==> flow/design.v <==
module Registers  (
    input clk,
    input rst,
    input [31:0] in,
    output reg [31:0]  out
);
always @(posedge clk )
begin
    if(rst == 1'b1)
    begin
        out<=0;
    end
    else 
    begin
        out<=in;
    end
end
endmodule
module full_adder
(input i_bit1,input i_bit2, input i_carry,output o_sum,output o_carry);
wire g1,p1;
assign g1=i_bit1 & i_bit2;
assign p1=i_bit1 ^ i_bit2;
assign o_sum=p1 ^ i_carry;
assign o_carry = g1 | (p1&i_carry);
endmodule
module four_bit_adder(input [3:0] A,input [3:0]  B,input Cin,  output [3:0]  Sum,output   Cout);
    wire [3:0] C; 
    genvar i;
    generate
        for (i = 0; i < 4; i = i + 1) begin : loop
            full_adder FA(
                .i_bit1(A[i]),
                .i_bit2(B[i]),
                .i_carry(i == 0 ? Cin : C[i - 1]),
                .o_sum(Sum[i]),
                .o_carry(C[i])
            );
        end
    endgenerate
    assign Cout=C[3];
endmodule
module CSA  #(parameter N = 32)(input [N-1:0] A,input [N-1:0]  B,input Cin,  output [N-1:0]  Sum,output   Cout,output Overflow);
    wire [N-1:0] S0;
    wire [N-1:0] S1;
    wire [(N/4)-1:0] C0;
    wire [(N/4)-1:0] C1;
    wire [(N/4)-1:0] C;
    four_bit_adder A_inst(.A(A[3:0]),.B(B[3:0]),.Cin(Cin),.Sum(Sum[3:0]),.Cout(C[0])); 
    genvar i;
    generate
        for (i = 0; i < N/4-1; i = i + 1) begin : loop1
            four_bit_adder A0(
                .A(A[i*4+7:i*4+4]),
                .B(B[i*4+7:i*4+4]),
                .Cin(1'b0),
                .Sum(S0[i*4+7:i*4+4]),
                .Cout(C0[i+1])
            );
            four_bit_adder A1(
                .A(A[i*4+7:i*4+4]),
                .B(B[i*4+7:i*4+4]),
                .Cin(1'b1),
                .Sum(S1[i*4+7:i*4+4]),
                .Cout(C1[i+1])
            );
        end
    endgenerate
    genvar j;
    generate
    for (j = 0; j < N/4-1; j = j + 1) begin : loop2
        assign Sum[j*4+7:j*4+4] = C[j] ? S1[j*4+7:j*4+4] : S0[j*4+7:j*4+4];
        assign C[j+1] = C[j] ? C1[j+1] : C0[j+1];
    end
endgenerate
    assign Cout=C[(N/4)-1];
    assign Overflow=(A[N-1]==B[N-1]&&(A[N-1])!=Sum[N-1]);
endmodule
module normalizer
(input [23:0] A_mantissa,input [7:0] A_exponent, output  reg [22:0] O_mantissa ,output reg [7:0] O_exponent);
reg [23:0] temp_mantissa;
always @ (*)
begin 
    if(A_mantissa[23:0]==24'b000000000000000000000001)
    begin 
        temp_mantissa=A_mantissa<<23;
        O_exponent=A_exponent-23;
    end
    else if(A_mantissa[23:1]==23'b00000000000000000000001)
    begin 
        temp_mantissa=A_mantissa<<22;
        O_exponent=A_exponent-22;
    end
    else if(A_mantissa[23:2]==22'b0000000000000000000001)
    begin 
        temp_mantissa=A_mantissa<<21;
        O_exponent=A_exponent-21;
    end
    else if(A_mantissa[23:3]==21'b000000000000000000001)
    begin 
        temp_mantissa=A_mantissa<<20;
        O_exponent=A_exponent-20;
    end
    else if(A_mantissa[23:4]==20'b00000000000000000001)
    begin 
        temp_mantissa=A_mantissa<<19;
        O_exponent=A_exponent-19;
    end
    else if(A_mantissa[23:5]==19'b0000000000000000001)
    begin 
        temp_mantissa=A_mantissa<<18;
        O_exponent=A_exponent-18;
    end
    else if(A_mantissa[23:6]==18'b000000000000000001)
    begin 
        temp_mantissa=A_mantissa<<17;
        O_exponent=A_exponent-17;
    end
    else if(A_mantissa[23:7]==17'b00000000000000001)
    begin 
        temp_mantissa=A_mantissa<<16;
        O_exponent=A_exponent-16;
    end
    else if(A_mantissa[23:8]==16'b0000000000000001)
    begin 
        temp_mantissa=A_mantissa<<15;
        O_exponent=A_exponent-15;
    end
    else if(A_mantissa[23:9]==15'b000000000000001)
    begin 
        temp_mantissa=A_mantissa<<14;
        O_exponent=A_exponent-14;
    end
    else if(A_mantissa[23:10]==14'b00000000000001)
    begin 
        temp_mantissa=A_mantissa<<13;
        O_exponent=A_exponent-13;
    end
    else if(A_mantissa[23:11]==13'b0000000000001)
    begin 
        temp_mantissa=A_mantissa<<12;
        O_exponent=A_exponent-12;
    end
    else if(A_mantissa[23:12]==12'b000000000001)
    begin 
        temp_mantissa=A_mantissa<<11;
        O_exponent=A_exponent-11;
    end
    else if(A_mantissa[23:13]==11'b00000000001)
    begin 
        temp_mantissa=A_mantissa<<10;
        O_exponent=A_exponent-10;
    end
    else if(A_mantissa[23:14]==10'b0000000001)
    begin 
        temp_mantissa=A_mantissa<<9;
        O_exponent=A_exponent-9;
    end
    else if(A_mantissa[23:15]==9'b000000001)
    begin 
        temp_mantissa=A_mantissa<<8;
        O_exponent=A_exponent-8;
    end
    else if(A_mantissa[23:16]==8'b00000001)
    begin 
        temp_mantissa=A_mantissa<<7;
        O_exponent=A_exponent-7;
    end
    else if(A_mantissa[23:17]==7'b0000001)
    begin 
        temp_mantissa=A_mantissa<<6;
        O_exponent=A_exponent-6;
    end
    else if(A_mantissa[23:18]==6'b000001)
    begin 
        temp_mantissa=A_mantissa<<5;
        O_exponent=A_exponent-5;
    end
    else if(A_mantissa[23:19]==5'b00001)
    begin 
        temp_mantissa=A_mantissa<<4;
        O_exponent=A_exponent-4;
    end
    else if(A_mantissa[23:20]==4'b0001)
    begin 
        temp_mantissa=A_mantissa<<3;
        O_exponent=A_exponent-3;
    end
    else if(A_mantissa[23:21]==3'b001)
    begin 
        temp_mantissa=A_mantissa<<2;
        O_exponent=A_exponent-2;
    end
    else if(A_mantissa[23:22]==3'b01)
    begin 
        temp_mantissa=A_mantissa<<1;
        O_exponent=A_exponent-1;
    end
    else 
    begin
        temp_mantissa=A_mantissa;
        O_exponent=A_exponent;
    end 
O_mantissa=temp_mantissa[22:0];
end
endmodule
module FPA
(input [31:0] A, input [31:0] B, output [31:0] Sum,output Cout,output reg of);
reg  A_sign;
reg  B_sign;
reg  O_sign;
reg [7:0] A_exponent ;
reg [7:0] B_exponent ;
wire [7:0] O_exponent ;
reg [24:0] O_temp1_exponent ;
reg [24:0] O_temp2_exponent ;
reg [23:0] A_mantissa ;
reg [23:0] B_mantissa ;
reg [23:0] temp1_mantissa ;
reg [23:0] temp2_mantissa ;
reg [23:0] O_mantissa ;
reg [24:0] O_temp1_mantissa ;
reg [24:0] O_temp2_mantissa ;
reg [7:0] temp ;
wire [7:0] final_exponent ;
wire [22:0] final_mantissa ;
wire [7:0] pre_exponent ;
wire [22:0] pre_mantissa ;
reg [23:0] A_Adder ;
reg [23:0] B_Adder ;
wire [23:0] Sum_Adder ;
wire Cin ;
wire c ;
 CSA #(24) c1( A_Adder,B_Adder,Cin,Sum_Adder ,c ,overflow);
assign Cin=1'b0;
always @ (*)
begin
    A_sign=A[31];
    B_sign=B[31];
    A_exponent=A[30:23];
    B_exponent=B[30:23];
    A_mantissa = {1'b1,A[22:0]};
    B_mantissa ={1'b1,B[22:0]};
    if(A_exponent > B_exponent ) begin
        temp=A_exponent-B_exponent;
        O_temp1_exponent=A_exponent;
        B_mantissa=B_mantissa>>temp;
    end
    else if (A_exponent < B_exponent )begin
        temp=B_exponent-A_exponent;
        O_temp1_exponent=B_exponent;
        temp1_mantissa=A_mantissa>>temp;
        A_mantissa=temp1_mantissa;
    end
    else 
    begin
        O_temp1_exponent=A_exponent;
    end
    if(A_sign == B_sign )
    begin
        A_Adder=A_mantissa;
        B_Adder=B_mantissa;
        O_sign=A_sign;
        O_temp1_mantissa={c,Sum_Adder};
    end
     else 
    begin
        if(A_sign==1'b1)
        begin
            temp1_mantissa=~A_mantissa+1'b1;
            temp2_mantissa=B_mantissa;
            A_Adder=temp1_mantissa;
            B_Adder=temp2_mantissa;
            O_temp2_mantissa={c,Sum_Adder};
            if(A_mantissa>= B_mantissa)
            begin 
                O_temp1_mantissa=~O_temp2_mantissa+1;
                O_temp1_mantissa[24]=1'b0;
            end
            else
            begin 
                O_temp1_mantissa=O_temp2_mantissa;
                O_temp1_mantissa[24]=1'b0;
            end
        end
        else 
        begin
            temp1_mantissa=A_mantissa;
            temp2_mantissa=~B_mantissa+1'b1;
            A_Adder=temp1_mantissa;
            B_Adder=temp2_mantissa;
            O_temp2_mantissa={c,Sum_Adder};
            if(A_mantissa <= B_mantissa)
            begin 
                O_temp1_mantissa=~O_temp2_mantissa+1;
                O_temp1_mantissa[24]=1'b0;
            end
            else
            begin 
                O_temp1_mantissa=O_temp2_mantissa;
                O_temp1_mantissa[24]=1'b0;
            end
        end
        if(A_mantissa>B_mantissa)
            O_sign=A_sign;
        else if(A_mantissa<B_mantissa)
            O_sign=B_sign;
        else
        begin
            O_sign=1'b0;
        end
    end
    if(O_temp1_mantissa[24]==1'b1)
    begin
        O_temp2_exponent=O_temp1_exponent+25'd1;
        O_mantissa=O_temp1_mantissa[24:1];
        if(O_mantissa == 23'd0 &  O_temp1_exponent== A_exponent & O_temp1_exponent== B_exponent )
            begin
                O_temp1_exponent=23'd0;
            end
        else
            O_temp1_exponent=O_temp2_exponent;
    end else
    begin
        O_mantissa=O_temp1_mantissa[23:0];
        if(O_mantissa == 23'd0 &  O_temp1_exponent== A_exponent & O_temp1_exponent== B_exponent )
            begin
                O_temp1_exponent=23'd0;
            end
   end 
end
assign O_exponent=O_temp1_exponent;
normalizer N_instance( O_mantissa, O_exponent, pre_mantissa , pre_exponent);
always @ (*)
begin
    if(pre_exponent == 8'd255  || A[30:23] == 8'd255  || B[30:23] == 8'd255)
        of=1'b1;
    else
        of=1'b0;
end
assign final_exponent = of ? 8'd0 : pre_exponent;
assign final_mantissa = of ? 23'd0 : pre_mantissa;
assign Sum={O_sign & ~of,final_exponent,final_mantissa};
assign Cout=O_temp1_mantissa[24];
endmodule
module FPA_final (
input clk,
input rst,
input [31 : 0] in1,
input [31 : 0] in2,
output [31 : 0] OUT
);
wire [31 : 0]A;
wire [31 : 0]B;
wire [31 : 0]C;
Registers operand1_reg (clk,rst, in1, A);
Registers operand2_reg (clk, rst, in2, B);
FPA B1 ( .A(A), .B(B), .Sum(C), .Cout(), .of());
Registers output_reg (clk,rst, C, OUT);
endmodule
Ticket comment

From RTL to reports: FPA_final
Tool output for the design above before and after an edit, in the order of the flow.
Lines under "before" count in the file above, lines under "after" in the edited file.
"difference": "after" minus "before" as printed here. "rel. change": 100 x difference / "before".
Operators carry their Yosys type and port widths (W data, S select, Z words).
Library cell names are shortened.
A cell with - has no value.
- top module: FPA_final
- clock port: clk
- standard-cell library: sky130hd
- library corner: tt_025C_1v80

Edit of the RTL
The edit as a unified diff against the file above.
The edited RTL no longer does the same as the RTL above: the edit was made by script, with no optimisation intended.
begin of diff
@@ -302,5 +302,5 @@
             end
         end
-        if(A_mantissa>B_mantissa)
+        if(A_mantissa<=B_mantissa)
             O_sign=A_sign;
         else if(A_mantissa<B_mantissa)
end of diff

Elaborated design
Yosys after proc, flatten, opt, wreduce and memory -nomap, before mapping. Memory bits, and registers merged into a memory's read port (data or address), are not among the register bits. Print and check cells are not counted. Equal cells are merged and count once.
- storage and ports (what ; before ; after ; difference ; rel. change (%)):
    flip-flop bits (word level) ; 96 ; 96 ; 0 ; 0.00
    input port bits ; 66 ; 66 ; 0 ; 0.00
    output and inout bits ; 32 ; 32 ; 0 ; 0.00
    cells after elaboration ; 363 ; 362 ; -1 ; -0.28
- operators by class (what ; before ; after ; difference ; rel. change (%)):
    add/sub/neg operators ; 29 ; 29 ; 0 ; 0.00
    order comparisons ; 6 ; 5 ; -1 ; -16.67
    equal/unequal tests ; 29 ; 29 ; 0 ; 0.00
    shift-type cells ; 2 ; 2 ; 0 ; 0.00
    multiplexer cells ; 76 ; 76 ; 0 ; 0.00
    bitwise operators ; 166 ; 166 ; 0 ; 0.00
    reductions and logical operators ; 28 ; 28 ; 0 ; 0.00
- operators with widths (kind ; before ; after ; difference ; rel. change (%)):
    $gt A24 B24 Y1 ; 1 ; 0 ; -1 ; -100.00
Unchanged operator kinds not shown: 77.

Depth
Yosys ltp: most cells in a row. Word level: on the elaborated netlist, between registers, memories and ports. Mapped: between sequential cells and ports; inverters and the memories' decode and read muxes count.
- logic depth (what ; before ; after ; difference ; rel. change (%)):
    depth after elaboration ; 61 ; 61 ; 0 ; 0.00
    ABC_AREA ; 0 ; 0 ; - ; -
    mapped depth ; 75 ; 78 ; +3 ; +4.00
    mapped depth without buffers ; 66 ; 68 ; +2 ; +3.03

Synthesis result
Source: synth_stat.txt of the flow (Yosys; design flattened, memories mapped). It holds for the ABC_AREA given above (unset counts as 0); a run with the other value may have another netlist.
- cell types (cell type ; before ; after ; difference ; rel. change (%)):
    o21ai_0 ; 133 ; 112 ; -21 ; -15.79
    nor2_1 ; 223 ; 206 ; -17 ; -7.62
    a211oi_1 ; 80 ; 63 ; -17 ; -21.25
    a2111oi_0 ; 24 ; 8 ; -16 ; -66.67
    nor3_2 ; 3 ; 19 ; +16 ; +533.33
    a221oi_1 ; 15 ; 30 ; +15 ; +100.00
    xnor2_1 ; 77 ; 64 ; -13 ; -16.88
    a222oi_1 ; 20 ; 9 ; -11 ; -55.00
    o21a_1 ; 4 ; 14 ; +10 ; +250.00
    nand2_1 ; 270 ; 261 ; -9 ; -3.33
    nor3_1 ; 85 ; 76 ; -9 ; -10.59
    o31ai_1 ; 17 ; 26 ; +9 ; +52.94
    nand3_1 ; 82 ; 74 ; -8 ; -9.76
    a21boi_0 ; 1 ; 9 ; +8 ; +800.00
    mux2i_1 ; 36 ; 43 ; +7 ; +19.44
    and3_1 ; 27 ; 34 ; +7 ; +25.93
    buf_4 ; 15 ; 8 ; -7 ; -46.67
    inv_1 ; 75 ; 81 ; +6 ; +8.00
Unchanged cell types not shown: 23.
The list need not be complete.
- mapped netlist (what ; before ; after ; difference ; rel. change (%)):
    cells in the netlist ; 2385 ; 2377 ; -8 ; -0.34
    synthesis area (um^2) ; 16361.9 ; 16683.5 ; +321.6 ; +1.97
    sequential area (um^2) ; 1921.8 ; 1921.8 ; 0.0 ; 0.00
    mapped flip-flops ; 96 ; 96 ; 0 ; 0.00
    buffer cells ; 196 ; 186 ; -10 ; -5.10
By module: a second synthesis without flattening, with its own total; a netlist apart from the flattened one above.
- unflattened totals (what ; before ; after ; difference ; rel. change (%)):
    cell total of the unflattened synthesis ; 2308 ; 2273 ; -35 ; -1.52
    area (unflattened synthesis) (um^2) ; 16951.3 ; 16658.5 ; -292.8 ; -1.73
Rows give one instance, submodules left out.
- modules, before (module ; times used ; cells ; area (um^2) ; seq. area (um^2)):
    FPA ; 1 ; 1059 ; 7389.6 ; 0.0
    normalizer ; 1 ; 955 ; 5620.4 ; 0.0
    Registers ; 3 ; 67 ; 863.3 ; 640.6
    full_adder ; 44 ; 1 ; 20.0 ; 0.0
    CSA (N=24) ; 1 ; 49 ; 470.5 ; 0.0
    FPA_final ; 1 ; 0 ; 0.0 ; 0.0
    four_bit_adder ; 11 ; 0 ; 0.0 ; 0.0
- modules, after (module ; times used ; cells ; area (um^2) ; seq. area (um^2)):
    FPA ; 1 ; 1024 ; 7096.8 ; 0.0
    normalizer ; 1 ; 955 ; 5620.4 ; 0.0
    Registers ; 3 ; 67 ; 863.3 ; 640.6
    full_adder ; 44 ; 1 ; 20.0 ; 0.0
    CSA (N=24) ; 1 ; 49 ; 470.5 ; 0.0
    FPA_final ; 1 ; 0 ; 0.0 ; 0.0
    four_bit_adder ; 11 ; 0 ; 0.0 ; 0.0

Path before layout
Source: OpenSTA report_checks on the synthesized netlist (no wires, ideal clock, input and output delay 20% of the period each), path of least setup slack; recovery checks are left aside. Register names are those of the netlist, which keeps one name where synthesis merged equal registers.
- path post-synthesis (what ; before ; after ; difference ; rel. change (%)):
    path type ; register to register ; register to register ; - ; -
    start point ; register operand1_reg.out[23] ; register operand1_reg.out[23] ; - ; -
    end point ; register output_reg.out[21] ; register output_reg.out[11] ; - ; -
    period (ns) ; 22.0 ; 22.0 ; 0.0 ; 0.00
    setup time (ns) ; 0.128 ; 0.138 ; +0.010 ; -
    time at the first pin (ns) ; 0.000 ; 0.000 ; 0.000 ; -
    arrival (ns) ; 16.489 ; 16.434 ; -0.055 ; -0.33
    data required time (ns) ; 21.872 ; 21.862 ; -0.010 ; -0.05
    path slack (ns) ; 5.383 ; 5.427 ; +0.044 ; -
    delay of the path (ns) ; 16.617 ; 16.572 ; -0.045 ; -0.27
    stages on the path ; 72 ; 77 ; +5 ; +6.94
    buffers on the path ; 9 ; 10 ; +1 ; +11.11
    synthesis period reached (ns) ; 16.617 ; 16.573 ; -0.044 ; -0.26
"delay of the path" = arrival - input delay + setup time.
"stages on the path": output pins that drive a net of the path, with the launching flip-flop's if there is one; two outputs of one cell count as two.
"synthesis period reached" is the clock period less the worst setup slack; recovery checks do not enter. This is arithmetic on one report: input and output delays are still those of the set period (20% each).
The rows between start and end are the longest chain of elaborated cells between them; the timing report does not say that the signal goes this way. Where chains are equally long, one stands for them.
A line is the first line of the expression or statement that the cell stems from. Yosys adds cells for indexed reads and writes and turns some case tables into memories.
On the way, post-synthesis, before:
- cells stage by stage: dfxtp_1 inv_1 ha_1 inv_1 fa_1 nand3_1 a21oi_2 o21a_1 buf_6 buf_6 buf_2 clkbuf_1 mux4_2 nand2_1 a21oi_1 a211oi_1 a211oi_1 o21ai_0 [... 36 more ...] buf_2 and3_1 clkinv_1 buf_1 ha_1 inv_1 nor2_1 nor4_1 or4_1 a32o_1 a21oi_1 o21ai_0 a21oi_1 mux2i_1 nand4_1 o31ai_4 buf_6 nor2_1
- noted length of the longest elaborated chain: 60
- noted elaborated cells on any way between the ends: 303
- classes of those cells: add/sub: 29; compare: 4; eq/ne: 27; shift: 2; mux: 72; logic: 164; reduce/logical: 5
- ends and longest elaborated chain, post-synthesis, before (what ; RTL line ; source):
    from (decl) ; 5 ; output reg [31:0]  out
    from (assign) ; 11 ; out<=0;
    from (assign) ; 15 ; out<=in;
    $sub A8 B8 Y8 ; 250 ; temp=B_exponent-A_exponent;
    $shr A24 B8 Y24 ; 252 ; temp1_mantissa=A_mantissa>>temp;
    $mux W24 ; 249 ; else if (A_exponent < B_exponent )begin
    $mux W24 ; 244 ; if(A_exponent > B_exponent ) begin
    $not A24 Y24 ; 270 ; temp1_mantissa=~A_mantissa+1'b1;
    $add A24 B1 Y24 ; 270 ;
    $mux W24 ; 268 ; if(A_sign==1'b1)
    [... 45 more ...] ; - ;
    $mux W8 ; 94 ; else if(A_mantissa[23:2]==22'b0000000000000000000001)
    $mux W8 ; 89 ; else if(A_mantissa[23:1]==23'b00000000000000000000001)
    $mux W8 ; 84 ; if(A_mantissa[23:0]==24'b000000000000000000000001)
    $eq A8 B8 Y1 ; 336 ; if(pre_exponent == 8'd255  || A[30:23] == 8'd255  || B[30:23] == 8'd255)
    $logic_or A1 B1 Y1 (2 in a row) ; 336 ;
    $mux W1 ; 336 ;
    $reduce_or A4 Y1 ; - ;
    to (assign) ; 11 ;
    to (assign) ; 15 ;
    to (decl) ; 5 ;
On the way, post-synthesis, after:
- cells stage by stage: dfxtp_1 inv_1 ha_1 inv_1 fa_1 a211oi_1 nor3_2 o21a_1 buf_6 buf_6 buf_1 clkbuf_1 mux2i_1 mux2i_1 nor2_1 nor3_1 mux2i_1 nor2_1 [... 41 more ...] inv_2 buf_2 ha_1 inv_1 nor2_1 mux2i_1 a32o_1 a2111o_1 a211oi_1 o22ai_1 a21oi_1 o21ba_2 o21ai_1 xnor2_1 and3_1 buf_4 buf_6 nor3_2
- noted length of the longest elaborated chain: 60
- noted elaborated cells on any way between the ends: 293
- classes of those cells: add/sub: 29; compare: 4; eq/ne: 27; shift: 2; mux: 62; logic: 164; reduce/logical: 5
- ends and longest elaborated chain, post-synthesis, after (what ; RTL line ; source):
    from (decl) ; 5 ; output reg [31:0]  out
    from (assign) ; 11 ; out<=0;
    from (assign) ; 15 ; out<=in;
    $sub A8 B8 Y8 ; 250 ; temp=B_exponent-A_exponent;
    $shr A24 B8 Y24 ; 252 ; temp1_mantissa=A_mantissa>>temp;
    $mux W24 ; 249 ; else if (A_exponent < B_exponent )begin
    $mux W24 ; 244 ; if(A_exponent > B_exponent ) begin
    $not A24 Y24 ; 270 ; temp1_mantissa=~A_mantissa+1'b1;
    $add A24 B1 Y24 ; 270 ;
    $mux W24 ; 268 ; if(A_sign==1'b1)
    [... 45 more ...] ; - ;
    $mux W8 ; 94 ; else if(A_mantissa[23:2]==22'b0000000000000000000001)
    $mux W8 ; 89 ; else if(A_mantissa[23:1]==23'b00000000000000000000001)
    $mux W8 ; 84 ; if(A_mantissa[23:0]==24'b000000000000000000000001)
    $eq A8 B8 Y1 ; 336 ; if(pre_exponent == 8'd255  || A[30:23] == 8'd255  || B[30:23] == 8'd255)
    $logic_or A1 B1 Y1 (2 in a row) ; 336 ;
    $mux W1 ; 336 ;
    $reduce_or A14 Y1 ; - ;
    to (assign) ; 11 ;
    to (assign) ; 15 ;
    to (decl) ; 5 ;

Path in the finished layout
From the final timing report of each run of pair 1: the path of least setup slack in the routed layout; clock arrival at registers is part of the times.
- path after layout (what ; before ; after ; difference ; rel. change (%)):
    path type ; register to register ; register to register ; - ; -
    start point ; register operand1_reg.out[23] ; register operand2_reg.out[23] ; - ; -
    end point ; register output_reg.out[5] ; register output_reg.out[9] ; - ; -
    period (ns) ; 20.0 ; 20.0 ; 0.0 ; 0.00
    setup time (ns) ; 0.10 ; 0.15 ; +0.05 ; -
    time at the first pin (ns) ; 0.38 ; 0.39 ; +0.01 ; +2.63
    arrival (ns) ; 19.25 ; 19.22 ; -0.03 ; -0.16
    data required time (ns) ; 20.28 ; 20.24 ; -0.04 ; -0.20
    path slack (ns) ; 1.03 ; 1.02 ; -0.01 ; -
    stages on the path ; 60 ; 63 ; +3 ; +5.00
    buffers on the path ; 3 ; 3 ; 0 ; 0.00
The rows between start and end are the longest chain of elaborated cells between them; the timing report does not say that the signal goes this way. Where chains are equally long, one stands for them.
On the way, after layout, before:
- cells stage by stage: dfxtp_1 inv_1 ha_1 buf_4 and4_1 nand3_1 o21a_2 a21oi_1 or2_1 o211ai_1 or3_1 o211a_1 or2_2 ha_1 a21oi_1 fa_1 fa_1 fa_1 [... 24 more ...] o211ai_1 or3_1 nand2_1 inv_1 ha_1 inv_1 nor2_1 o211ai_1 a21oi_1 o211ai_1 a2111oi_0 buf_4 nor2_1 mux2i_1 nor2_1 nor3_4 buf_4 nor3b_1
- noted length of the longest elaborated chain: 60
- noted elaborated cells on any way between the ends: 287
- classes of those cells: add/sub: 29; compare: 4; eq/ne: 27; shift: 2; mux: 56; logic: 164; reduce/logical: 5
- ends and longest elaborated chain, after layout, before (what ; RTL line ; source):
    from (decl) ; 5 ; output reg [31:0]  out
    from (assign) ; 11 ; out<=0;
    from (assign) ; 15 ; out<=in;
    $sub A8 B8 Y8 ; 250 ; temp=B_exponent-A_exponent;
    $shr A24 B8 Y24 ; 252 ; temp1_mantissa=A_mantissa>>temp;
    $mux W24 ; 249 ; else if (A_exponent < B_exponent )begin
    $mux W24 ; 244 ; if(A_exponent > B_exponent ) begin
    $not A24 Y24 ; 270 ; temp1_mantissa=~A_mantissa+1'b1;
    $add A24 B1 Y24 ; 270 ;
    $mux W24 ; 268 ; if(A_sign==1'b1)
    [... 45 more ...] ; - ;
    $mux W8 ; 94 ; else if(A_mantissa[23:2]==22'b0000000000000000000001)
    $mux W8 ; 89 ; else if(A_mantissa[23:1]==23'b00000000000000000000001)
    $mux W8 ; 84 ; if(A_mantissa[23:0]==24'b000000000000000000000001)
    $eq A8 B8 Y1 ; 336 ; if(pre_exponent == 8'd255  || A[30:23] == 8'd255  || B[30:23] == 8'd255)
    $logic_or A1 B1 Y1 (2 in a row) ; 336 ;
    $mux W1 ; 336 ;
    $reduce_or A20 Y1 ; - ;
    to (assign) ; 11 ;
    to (assign) ; 15 ;
    to (decl) ; 5 ;
On the way, after layout, after:
- cells stage by stage: dfxtp_1 ha_1 inv_1 fa_1 a211oi_1 nor3_2 o21ai_4 buf_4 mux2i_1 xor2_1 nor3_1 a41oi_1 nand2_1 inv_2 ha_1 mux2i_1 fa_1 fa_1 [... 27 more ...] nor4b_4 buf_4 nand2_2 nand2_2 ha_1 inv_1 a21oi_1 inv_1 a31oi_1 o31ai_1 a2111oi_0 a211oi_1 nor4_1 nor2_1 and4b_1 and3_1 buf_12 nor4_1
- noted length of the longest elaborated chain: 60
- noted elaborated cells on any way between the ends: 291
- classes of those cells: add/sub: 29; compare: 4; eq/ne: 27; shift: 2; mux: 60; logic: 164; reduce/logical: 5
- ends and longest elaborated chain, after layout, after (what ; RTL line ; source):
    from (decl) ; 5 ; output reg [31:0]  out
    from (assign) ; 11 ; out<=0;
    from (assign) ; 15 ; out<=in;
    $sub A8 B8 Y8 ; 250 ; temp=B_exponent-A_exponent;
    $shr A24 B8 Y24 ; 252 ; temp1_mantissa=A_mantissa>>temp;
    $mux W24 ; 249 ; else if (A_exponent < B_exponent )begin
    $mux W24 ; 244 ; if(A_exponent > B_exponent ) begin
    $not A24 Y24 ; 270 ; temp1_mantissa=~A_mantissa+1'b1;
    $add A24 B1 Y24 ; 270 ;
    $mux W24 ; 268 ; if(A_sign==1'b1)
    [... 45 more ...] ; - ;
    $mux W8 ; 94 ; else if(A_mantissa[23:2]==22'b0000000000000000000001)
    $mux W8 ; 89 ; else if(A_mantissa[23:1]==23'b00000000000000000000001)
    $mux W8 ; 84 ; if(A_mantissa[23:0]==24'b000000000000000000000001)
    $eq A8 B8 Y1 ; 336 ; if(pre_exponent == 8'd255  || A[30:23] == 8'd255  || B[30:23] == 8'd255)
    $logic_or A1 B1 Y1 (2 in a row) ; 336 ;
    $mux W1 ; 336 ;
    $reduce_or A16 Y1 ; - ;
    to (assign) ; 11 ;
    to (assign) ; 15 ;
    to (decl) ; 5 ;

Measured runs
Runs of the flow (Yosys, OpenROAD) on both versions; the two runs of a pair have the same settings. The constraints put input and output delay at 20% of the set period each and load the outputs with 0.01 pF.
Flow settings, pair 1:
- CORE_UTILIZATION at 40
- period_ns at 20.0
- noted CAP_MARGIN: 20
- CORE_MARGIN at 2
- noted SLEW_MARGIN: 20
- measured results, pair 1 (what ; before ; after ; difference ; rel. change (%)):
    netlist area reported by Yosys (um^2) ; 16361.9 ; 16683.5 ; +321.6 ; +1.97
    overall die area (um^2) ; 42539.1 ; 43357.7 ; +818.6 ; +1.92
    standard-cell area after layout (um^2) ; 18167.4 ; 18417.7 ; +250.3 ; +1.38
    setup slack of the worst path (ns) ; 1.026 ; 1.016 ; -0.010 ; -
    total negative slack on setup checks (ns) ; 0.000 ; 0.000 ; 0.000 ; -
    smallest hold slack (ns) ; 0.870 ; 0.976 ; +0.106 ; -
    total power of the final layout (mW) ; 2.434 ; 2.587 ; +0.153 ; +6.29
    period achieved (ns) ; 18.974 ; 18.984 ; +0.010 ; +0.05
Flow settings, pair 2:
- ABC_AREA: 0
- noted CELL_PAD_IN_SITES_DETAIL_PLACEMENT: 1
- noted CELL_PAD_IN_SITES_GLOBAL_PLACEMENT: 1
- CORE_ASPECT_RATIO: 0.84
- CORE_UTILIZATION at 16
- CTS_CLUSTER_DIAMETER at 307
- GPL_TIMING_DRIVEN at 1
- PLACE_DENSITY_LB_ADDON at 0.09
- SETUP_SLACK_MARGIN at -0.92
- TNS_END_PERCENT: 70
- period_ns at 23.6
- noted CAP_MARGIN: 20
- CORE_MARGIN at 2
- noted SLEW_MARGIN: 20
- measured results, pair 2 (what ; before ; after ; difference ; rel. change (%)):
    netlist area reported by Yosys (um^2) ; 16361.9 ; 16683.5 ; +321.6 ; +1.97
    overall die area (um^2) ; 104846.0 ; 106881.0 ; +2035.0 ; +1.94
    standard-cell area after layout (um^2) ; 19302.3 ; 19562.5 ; +260.2 ; +1.35
    setup slack of the worst path (ns) ; 3.213 ; 4.018 ; +0.805 ; -
    total negative slack on setup checks (ns) ; 0.000 ; 0.000 ; 0.000 ; -
    smallest hold slack (ns) ; 1.158 ; 1.027 ; -0.131 ; -
    total power of the final layout (mW) ; 2.206 ; 2.359 ; +0.153 ; +6.94
    period achieved (ns) ; 20.387 ; 19.582 ; -0.805 ; -3.95
"period achieved" means the clock period less the worst setup slack. The figure is calculated, with input and output delays left at 20% of the set period.
By "total power of the final layout" is meant OpenSTA's value without simulated activity: inputs other than the clock are taken to toggle once in ten clock periods, and the tool carries that through the logic.
